==> flow/design.v <==
module pmi_ram_dp #(
  parameter pmi_wr_addr_depth = 256,
  parameter pmi_wr_addr_width = 8,
  parameter pmi_wr_data_width = 8,
  parameter pmi_rd_addr_depth = 256,
  parameter pmi_rd_addr_width = 8,
  parameter pmi_rd_data_width = 8,
  parameter pmi_regmode       = "reg",
  parameter pmi_resetmode     = "async",
  parameter pmi_family        = "common"
) (
  input  [pmi_wr_data_width-1:0] Data,
  input  [pmi_wr_addr_width-1:0] WrAddress,
  input  [pmi_rd_addr_width-1:0] RdAddress,
  input                          WrClock,
  input                          RdClock,
  input                          WrClockEn,
  input                          RdClockEn,
  input                          WE,
  input                          Reset,
  output reg [pmi_rd_data_width-1:0] Q
);
  localparam AW = $clog2(pmi_wr_addr_depth);
  reg [pmi_wr_data_width-1:0] mem [0:pmi_wr_addr_depth-1];
  reg [AW-1:0] rd_addr_q;
  always @(posedge WrClock)
    if (WrClockEn && WE)
      mem[WrAddress[AW-1:0]] <= Data;
  always @(posedge RdClock or posedge Reset)
    if (Reset) begin
      rd_addr_q <= 'd0;
      Q         <= 'd0;
    end else if (RdClockEn) begin
      rd_addr_q <= RdAddress[AW-1:0];
      Q         <= mem[rd_addr_q];
    end
endmodule
module pmi_mult #(
  parameter pmi_dataa_width         = 16,
  parameter pmi_datab_width         = 16,
  parameter pmi_sign                = "on",
  parameter pmi_additional_pipeline = 1,
  parameter pmi_input_reg           = "on",
  parameter pmi_output_reg          = "on",
  parameter pmi_family              = "common",
  parameter pmi_implementation      = "DSP"
) (
  input  [pmi_dataa_width-1:0] DataA,
  input  [pmi_datab_width-1:0] DataB,
  input                        Clock,
  input                        ClkEn,
  input                        Aclr,
  output reg [pmi_dataa_width+pmi_datab_width-1:0] Result
);
  reg [pmi_dataa_width-1:0] a_q;
  reg [pmi_datab_width-1:0] b_q;
  reg [pmi_dataa_width+pmi_datab_width-1:0] p_q;
  reg [pmi_dataa_width+pmi_datab_width-1:0] p_q2;
  always @(posedge Clock or posedge Aclr)
    if (Aclr) begin
      a_q    <= 'd0;
      b_q    <= 'd0;
      p_q    <= 'd0;
      p_q2   <= 'd0;
      Result <= 'd0;
    end else if (ClkEn) begin
      a_q    <= DataA;
      b_q    <= DataB;
      p_q    <= $signed(a_q) * $signed(b_q);
      p_q2   <= p_q;
      Result <= p_q2;
    end
endmodule
`timescale 1ns / 1ps
module Wienerfilter#(
    parameter WIDTH    = 16,
    parameter COL_NUM  = 128, 
    parameter ROW_NUM  = 2,
    localparam ADDR_DEP  =  COL_NUM * ROW_NUM,
    localparam ADDR_WID  =  $clog2(ADDR_DEP) + 'd1,
    localparam Serial_COL  =  $clog2(COL_NUM) + 'd1,
    localparam Serial_ROW  =  $clog2(ROW_NUM) + 'd1
)
(
input clk,
input rst,
input start,
input [ADDR_WID-1:0]wr_addr,
input ram_wr_en,
input [WIDTH-1:0]ram_data_in,
input  wire[7:0]rd_wiener,
input [1:0]rd_bank,
input      rd_para,
input [Serial_COL-1:0]wr_data_addr,
input ram_wr_data_en,
input [WIDTH-1:0]ram_data_wr_in,
output [WIDTH*2-1:0]DSP_ADD_DATA_o,
output reg[WIDTH*4-1:0]Wiener_data,
output reg Wiener_data_v,
output finish_cal_o,
output wire [WIDTH/2-1:0]ram_data_out_o,
output data_wr_v_o
) ;
localparam INIT      = 0,
           START     = 1, 
           READ_DATA = 2,
           WAIT_READ = 3,
           MULT_CAL  = 4,
           WAIT_CAL  = 5,
           ADD_CAL   = 6,
           DET       = 7, 
           FINISH    = 8;
reg [6:0]STATE;
reg [Serial_COL - 1:0 ]COL_cnt;
reg [Serial_ROW - 1:0 ]ROW_cnt;
reg [ADDR_WID-1:0]rd_ad_para;
reg [ADDR_WID-1:0]rd_addr;
always@(*) begin 
  rd_ad_para = rd_para? {rd_bank,rd_wiener[5:0]}:rd_addr;
end
wire [WIDTH/2-1:0]ram_data_out;
assign ram_data_out_o=ram_data_out;
wire [WIDTH-1:0]ram_data_data_out;
pmi_ram_dp
#(
  .pmi_wr_addr_depth    (ADDR_DEP ),  
  .pmi_wr_addr_width    (ADDR_WID ),  
  .pmi_wr_data_width    (WIDTH/2 ),  
  .pmi_rd_addr_depth    (ADDR_DEP ),  
  .pmi_rd_addr_width    (ADDR_WID ),  
  .pmi_rd_data_width    (WIDTH/2 ),  
  .pmi_regmode          ( "reg" ),  
  .pmi_resetmode        ("async" ),  
  .pmi_family           ("common" )   
) pmi_ram_dp_inst (
  .Data      (ram_data_in ),   
  .WrAddress (wr_addr ),   
  .RdAddress (rd_ad_para), 
  .WrClock   (clk   ),   
  .RdClock   (clk   ),   
  .WrClockEn (1 ),   
  .RdClockEn (1 ),   
  .WE        (ram_wr_en), 
  .Reset     (rst),   
  .Q         (ram_data_out )    
);
pmi_ram_dp
#(
  .pmi_wr_addr_depth    (COL_NUM ),  
  .pmi_wr_addr_width    (Serial_COL ),  
  .pmi_wr_data_width    (WIDTH ),  
  .pmi_rd_addr_depth    (COL_NUM ),  
  .pmi_rd_addr_width    (Serial_COL ),  
  .pmi_rd_data_width    (WIDTH ),  
  .pmi_regmode          ( "reg" ),  
  .pmi_resetmode        ("async" ),  
  .pmi_family           ("common" )   
) pmi_ram_dp_inst_data (
  .Data      (ram_data_wr_in ),   
  .WrAddress (wr_data_addr ),   
  .RdAddress (COL_cnt ),   
  .WrClock   (clk   ),   
  .RdClock   (clk   ),   
  .WrClockEn (1 ),   
  .RdClockEn (1 ),   
  .WE        (ram_wr_data_en), 
  .Reset     (rst),   
  .Q         (ram_data_data_out )    
);
reg finish_cal;
reg [WIDTH*2-1:0]DSP_ADD_DATA;
wire [WIDTH*2-1:0]result;
reg start_mult,start_mult_d,start_mult_dd;
reg data_wr_v;
always@(posedge clk or posedge rst) begin 
 if(rst) begin 
    STATE <= INIT;
    ROW_cnt <= 'd0;
    COL_cnt <= 'd0;
    start_mult <= 'd0;
    finish_cal <= 'd0;
    DSP_ADD_DATA <= 'd0;
    data_wr_v <='d0;
 end
 else begin 
   case(STATE) 
   INIT      :begin
    ROW_cnt <= 'd0;
    COL_cnt <= 'd0;  
    start_mult <= 'd0;
    finish_cal <= 'd0;
    DSP_ADD_DATA <= 'd0;
    data_wr_v <='d0;
    if(start) begin
        STATE <= START;
     end
    else      begin
        STATE <= INIT;
     end
        end
   START     :begin  
       STATE <= READ_DATA;
       start_mult <= 'd0;
       DSP_ADD_DATA <= DSP_ADD_DATA;
       data_wr_v <='d0;
        end
   READ_DATA :begin  
       STATE <= WAIT_READ;
       start_mult <= 'd0;
        end
   WAIT_READ :begin  
       STATE <= MULT_CAL;  
       start_mult <= 'd1;
        end
   MULT_CAL  :begin  
    STATE <= WAIT_CAL;  
    start_mult <= 'd0;
        end
   WAIT_CAL  :begin  
      if(start_mult_dd) begin STATE <= ADD_CAL;  end
      else begin STATE <= WAIT_CAL;  end
        end
   ADD_CAL :begin 
     if(COL_cnt <  COL_NUM - 'd1) begin
        COL_cnt <= COL_cnt + 'd1;
        STATE   <= START;
        data_wr_v <='d0;
        DSP_ADD_DATA <= DSP_ADD_DATA + result;
      end
     else begin
        COL_cnt <= 0;
        STATE   <= DET;
        data_wr_v <='d1;
        DSP_ADD_DATA <= DSP_ADD_DATA+ result;
      end 
   end    
   DET       :begin  
     DSP_ADD_DATA <= 'd0;
     data_wr_v <='d0;
     if(ROW_cnt <  ROW_NUM - 'd1) begin
        ROW_cnt <= ROW_cnt + 'd1;
        STATE   <= START;
        finish_cal <= 'd0;
      end
     else begin 
        ROW_cnt <= 'd0;
        STATE   <= FINISH;
        finish_cal <= 'd1;
     end
        end
   FINISH    :begin  
    data_wr_v <='d0;
    DSP_ADD_DATA <= 'd0;
    finish_cal <= 'd0;
    STATE   <= INIT;
        end
   endcase
 end
end
assign finish_cal_o = finish_cal;
assign DSP_ADD_DATA_o = DSP_ADD_DATA;
always@(posedge clk or posedge rst) begin 
    if(rst) begin 
        start_mult_d<= 'd0;
        start_mult_dd<= 'd0;
    end
    else begin 
        start_mult_d <= start_mult;
        start_mult_dd<= start_mult_d;
    end
   end
   always@(*) begin 
case(ROW_cnt) 
  'd0: rd_addr =  COL_cnt  ;
  'd1: rd_addr =  COL_NUM + COL_cnt ;
  'd2: rd_addr = {COL_NUM,1'd0 } + COL_cnt ;
  'd3: rd_addr = {COL_NUM,1'd0 } + COL_cnt + COL_NUM ;
endcase
   end
wire [WIDTH-1:0]data_in0,data_in1;
assign data_in0 = {{8{ram_data_out[WIDTH/2-1]}},ram_data_out};
 assign data_in1 = ram_data_data_out;
   pmi_mult
   #(
     .pmi_dataa_width         (WIDTH),  
     .pmi_datab_width         (WIDTH ),  
     .pmi_sign                ("on" ),  
     .pmi_additional_pipeline (1 ),  
     .pmi_input_reg           ( "on" ),  
     .pmi_output_reg          ( "on" ),  
     .pmi_family              ("common"  ),  
     .pmi_implementation      ("DSP" )   
   ) pmi_mult_dsp (
     .DataA  (data_in0 ),   
     .DataB  (data_in1 ),   
     .Clock  (clk ),   
     .ClkEn  (1 ),   
     .Aclr   (rst ),   
     .Result (result )    
   );
assign data_wr_v_o = data_wr_v;
always@(posedge clk or posedge rst)
 begin 
   if(rst) begin 
    Wiener_data  <='d0;
    Wiener_data_v<='d0;
   end
   else begin
case(ROW_cnt)
 'd0:begin if(data_wr_v) begin Wiener_data[WIDTH*1-1:WIDTH*0] <= DSP_ADD_DATA[15:0];  Wiener_data_v<='d0; end else begin Wiener_data <= Wiener_data; Wiener_data_v<='d0; end end
 'd1:begin if(data_wr_v) begin Wiener_data[WIDTH*2-1:WIDTH*1] <= DSP_ADD_DATA[15:0];  Wiener_data_v<='d0; end else begin Wiener_data <= Wiener_data; Wiener_data_v<='d0; end end
 'd2:begin if(data_wr_v) begin Wiener_data[WIDTH*3-1:WIDTH*2] <= DSP_ADD_DATA[23:8];  Wiener_data_v<='d0; end else begin Wiener_data <= Wiener_data; Wiener_data_v<='d0; end end
 'd3:begin if(data_wr_v) begin Wiener_data[WIDTH*4-1:WIDTH*3] <= DSP_ADD_DATA[23:8];  Wiener_data_v<='d1; end else begin Wiener_data <= Wiener_data; Wiener_data_v<='d0; end end
endcase 
    end
 end
endmodule
# == From RTL to reports: Wienerfilter ==
# Tool output for the design above, in the order of the flow.
# Lines are those of the file above, counted from 1.
# Library cell names are shortened.
# The mark -- stands for no value.
# setup
top_module,Wienerfilter
clock_port,clk
library,sky130hd
corner,tt_025C_1v80

# == After elaboration ==
# Yosys after proc, flatten, opt, wreduce and memory -nomap, before mapping. Memory bits, and registers merged into a memory's read port (data or address), are not among the register bits. Print and check cells are not counted. Equal cells are merged and count once.
# Memory sizes are those after Yosys's memory passes, which may raise the word count (mostly to a power of two), join words into wider ones and drop unused or constant bits.
# word_totals
romBits,0
ff_bits,254
mem_bits_rw,4096
n_memories,2
latchBits,0
clocked_rd_ports_x_width,24
elab_cells,86
# classes
compare,2
n_reduce_logical,18
n_eq,11
div_mod_pow,0
shifts,0
n_logic,0
multipliers,1
mux,25
add_sub_neg,6
# memory_table
name,words,width,read_ports,wr,line,text
pmi_ram_dp_inst.mem,256,8,1,1,24,reg [pmi_wr_data_width-1:0] mem [0:pmi_wr_addr_depth-1];
pmi_ram_dp_inst_data.mem,128,16,1,1,24,
# op_table
op,n
multiplier 8 x 16 -> 24 bit,1
parallel mux 32 bit (select 2 bit),1
parallel mux 7 bit (select 9 bit),1
adder 32 bit,1
parallel mux 8 bit (select 4 bit),1
2-to-1 mux 8 bit,4
equality test 7 x 3 -> 1 bit with constant B,4
parallel mux 8 bit (select 2 bit),1
2-to-1 mux 16 bit,1
equality test 7 x 2 -> 1 bit with constant B,2
nonzero test 2 bit,6
nonzero test 9 bit,1
adder 1 x 8 -> 8 bit with constant A,1
AND reduction 2 bit,4
OR reduction 4 bit,2
adder 8 x 1 -> 8 bit with constant B,1
< comparator 8 x 7 -> 1 bit with constant B,1
adder 8 bit with constant A,1
adder 8 bit with constant B,1
parallel mux 1 bit (select 2 bit),4
equality test 7 x 1 -> 1 bit with constant B,1
equality test 7 x 4 -> 1 bit with constant B,1
logical NOT 7 bit,1
2-to-1 mux 7 bit,1
OR reduction 3 bit,2
2-to-1 mux 1 bit,6
equality test 2 bit with constant B,2
parallel mux 2 bit (select 2 bit),1
# Other operator kinds: 8; their cells: 9.

# == Depth ==
# Yosys ltp: most cells in a row. Word level: on the elaborated netlist, between registers, memories and ports. Mapped: between sequential cells and ports; inverters and the memories' decode and read muxes count.
# logic_depth
word_depth,4
abc_area,0
mapped_depth,19

# == Netlist ==
# Yosys stat after the flow's synthesis: flattened, memories mapped to cells. It holds for the ABC_AREA given above (unset counts as 0); a run with the other value may have another netlist.
# synth_totals
seq_area_mm2,0.1294054
mapped_cells,7530
synth_area_mm2,0.1711754
n_buf,379
ff_cells,4352
# by_type
cell,n,type_area_um2
edfxtp_1,4096,1.23E+05
mux4_2,1352,3.04E+04
dfrtp_1,255,6381.12
fa_1,104,2.08E+03
nor2_1,454,1.7E+03
ha_1,82,1.03E+03
mux2_2,87,979.69
clkbuf_1,246,923.386
and2_1,95,594.32
inv_1,150,563.04
nand2_1,103,386.621
buf_1,78,292.781
xnor2_1,32,280.269
buf_2,53,265.254
a21oi_1,47,235.226
o21ai_0,43,215.206
a21o_1,26,195.187
nand3_1,35,175.168
# Not listed: further types 45, cells in them 192.
# The figures by module come from a second, unflattened synthesis with its own total; it is not the netlist above.
# unflattened
cells_unflattened,9712
hier_area_mm2,0.1813489
# Each row is one instance without its submodules.
# modules
module,cells,seq_area_mm2,mod_area_mm2,instances
pmi_ram_dp,3912,0.0618994,0.0802707,1
pmi_ram_dp,3843,0.0620745,0.0801143,1
pmi_mult,1356,0.0032031,0.0144539,1
Wienerfilter,601,0.0030292,0.00651,1

# == Worst setup path after synthesis ==
# OpenSTA on the mapped netlist: ideal clock, no wires. The path of least setup slack (recovery checks aside). Input and output delay are each 20% of the period. Register names are those of the netlist, which keeps one name where synthesis merged equal registers.
# synth_path
path_kind,flip-flop to flip-flop
start,register pmi_mult_dsp.a_q[7]
end,register pmi_mult_dsp.p_q[30]
stages,17
path_buffers,1
setup_slack_ns,0.836
t_required_ns,5.475
tclk_ns,5.6
path_delay_ns,4.764
arrival_time_ns,4.639
t_first_pin_ns,0.000
synth_period_reached_ns,4.764
# "path_delay_ns" = arrival - input delay + setup time.
# "stages": output pins that drive a net of the path, with the launching flip-flop's if there is one; two outputs of one cell count as two.
# "synth_period_reached_ns" = period - worst setup slack (recovery checks aside). The figure is calculated, with input and output delays left at 20% of the set period.
# The rows between start and end are the longest chain of elaborated cells between them; the timing report does not say that the signal goes this way. Where chains are equally long, one stands for them.
# A line is the first line of the expression or statement that the cell stems from. Yosys adds cells for indexed reads and writes and turns some case tables into memories.
# synth_between
path_cell_list,dfrtp_1 > inv_1 > buf_1 > nor2_1 > fa_1 > fa_1 > fa_1 > inv_1 > fa_1 > inv_1 > ha_1 > o2111a_1 > a21o_1 > o41ai_1 > o21ai_0 > a31oi_1 > xnor2_1
elab_chain_len,1
cells_between,1
lines_between,1
classes_between,mul: 1
# synth_lines
item,line,text
from (decl),55,reg [pmi_dataa_width-1:0] a_q;
from (assign),61,a_q    <= 'd0;
from (assign),67,a_q    <= DataA;
multiplier 8 x 16 -> 24 bit,69,p_q    <= $signed(a_q) * $signed(b_q);
to (assign),63,p_q    <= 'd0;
to (assign),69,
to (decl),57,reg [pmi_dataa_width+pmi_datab_width-1:0] p_q;

# == Path in the finished layout ==
# From the final timing report of flow run B: the path of least setup slack in the routed layout; clock arrival at registers is part of the times.
# layout_path
path_kind,flip-flop to flip-flop
start,register pmi_mult_dsp.a_q[5]
end,register pmi_mult_dsp.p_q[14]
t_required_ns,6.43
arrival_time_ns,6.82
path_buffers,0
tclk_ns,5.6
stages,17
t_first_pin_ns,0.98
setup_slack_ns,-0.39
# The rows between start and end are the longest chain of elaborated cells between them; the timing report does not say that the signal goes this way. Where chains are equally long, one stands for them.
# layout_between
path_cell_list,dfrtp_1 > nand2_1 > fa_1 > fa_1 > inv_1 > fa_1 > inv_1 > fa_1 > inv_1 > ha_1 > o21ai_0 > nand2b_1 > a311oi_2 > nor2_1 > a21o_1 > a211oi_1 > nor2_1
elab_chain_len,1
cells_between,1
lines_between,1
classes_between,mul: 1
# layout_lines
item,line,text
from (decl),55,reg [pmi_dataa_width-1:0] a_q;
from (assign),61,a_q    <= 'd0;
from (assign),67,a_q    <= DataA;
multiplier 8 x 16 -> 24 bit,69,p_q    <= $signed(a_q) * $signed(b_q);
to (assign),63,p_q    <= 'd0;
to (assign),69,
to (decl),57,reg [pmi_dataa_width+pmi_datab_width-1:0] p_q;

# Top module Wienerfilter; platform sky130hd; tools Yosys and OpenROAD; 6 stored runs in no particular order. Input and output delays are each 20% of the period that was set; the output load is 0.01 pF.
# "achieved_clock_period_ns" = clock period - worst setup slack. The figure is calculated, with input and output delays left at 20% of the set period.
# "worstPathTime_ns": the worst setup path's part of the clock period (all of it between registers, 20% less for each end at a port) less its slack. A launch clock that arrives late makes it longer, a capture clock that arrives late makes it shorter.
# "design_power_mw" rests on the timing tool's default activity at the inputs, not on a simulated workload.
# Among the settings, n/a means not set for that run.
# Among the results, n/a means that no value is shown for the run.
stored run,ABC_AREA,CAP_MARGIN,CELL_PAD_IN_SITES_GLOBAL_PLACEMENT,CORE_ASPECT_RATIO,CORE_MARGIN,CORE_UTILIZATION,CTS_CLUSTER_DIAMETER,GPL_ROUTABILITY_DRIVEN,GPL_TIMING_DRIVEN,HOLD_SLACK_MARGIN,MAX_ROUTING_LAYER,PLACE_DENSITY_LB_ADDON,SETUP_SLACK_MARGIN,SLEW_MARGIN,TNS_END_PERCENT,period_ns,CELL_PAD_IN_SITES_DETAIL_PLACEMENT,CTS_CLUSTER_SIZE,PLACE_DENSITY,timing.setup.tns_ns,achieved_clock_period_ns,die_area_mm2,design_power_mw,ws_setup_ns,worstPathTime_ns,timing.worst_path_kind,finish.stdcell_area_mm2,synth_area_mm2
flow run A,1,35,3,1.01,5,59,254,0,0,-0.01,met4,0.06,0.32,15,25,3.33,n/a,n/a,n/a,n/a,n/a,n/a,n/a,n/a,n/a,n/a,n/a,n/a
flow run B,n/a,25,n/a,1.86,2,45,n/a,1,0,n/a,met4,n/a,-0.27,35,n/a,5.6,2,n/a,n/a,-1.746,5.988,0.385581,76.144,-0.388,5.99,flip-flop to flip-flop,0.197095,0.1711754
flow run C,n/a,0,n/a,1.48,10,45,n/a,0,1,n/a,met4,n/a,n/a,35,n/a,3.69,0,86,0.72,-7.962,4.543,0.405933,108.537,-0.853,4.54,flip-flop to flip-flop,0.199558,0.1711754
flow run D,1,0,n/a,1.67,2,56,n/a,n/a,n/a,n/a,n/a,0.2,n/a,0,n/a,3.72,n/a,n/a,n/a,-3.417,4.067,0.323483,162.814,-0.347,4.07,flip-flop to flip-flop,0.201857,0.1785275
flow run E,n/a,20,n/a,1.79,2,28,271,n/a,1,n/a,n/a,0.12,n/a,20,n/a,9.26,0,47,n/a,0.000,5.283,0.617875,33.540,3.977,5.28,flip-flop to flip-flop,0.18657,0.1711754
flow run F,n/a,0,n/a,1.48,10,45,n/a,1,1,n/a,met4,n/a,-0.27,35,n/a,8.66,2,86,n/a,0.000,5.915,0.405933,47.355,2.745,5.91,flip-flop to flip-flop,0.194281,0.1711754
# Flow run A: unfinished; error FLW-0024 in placement
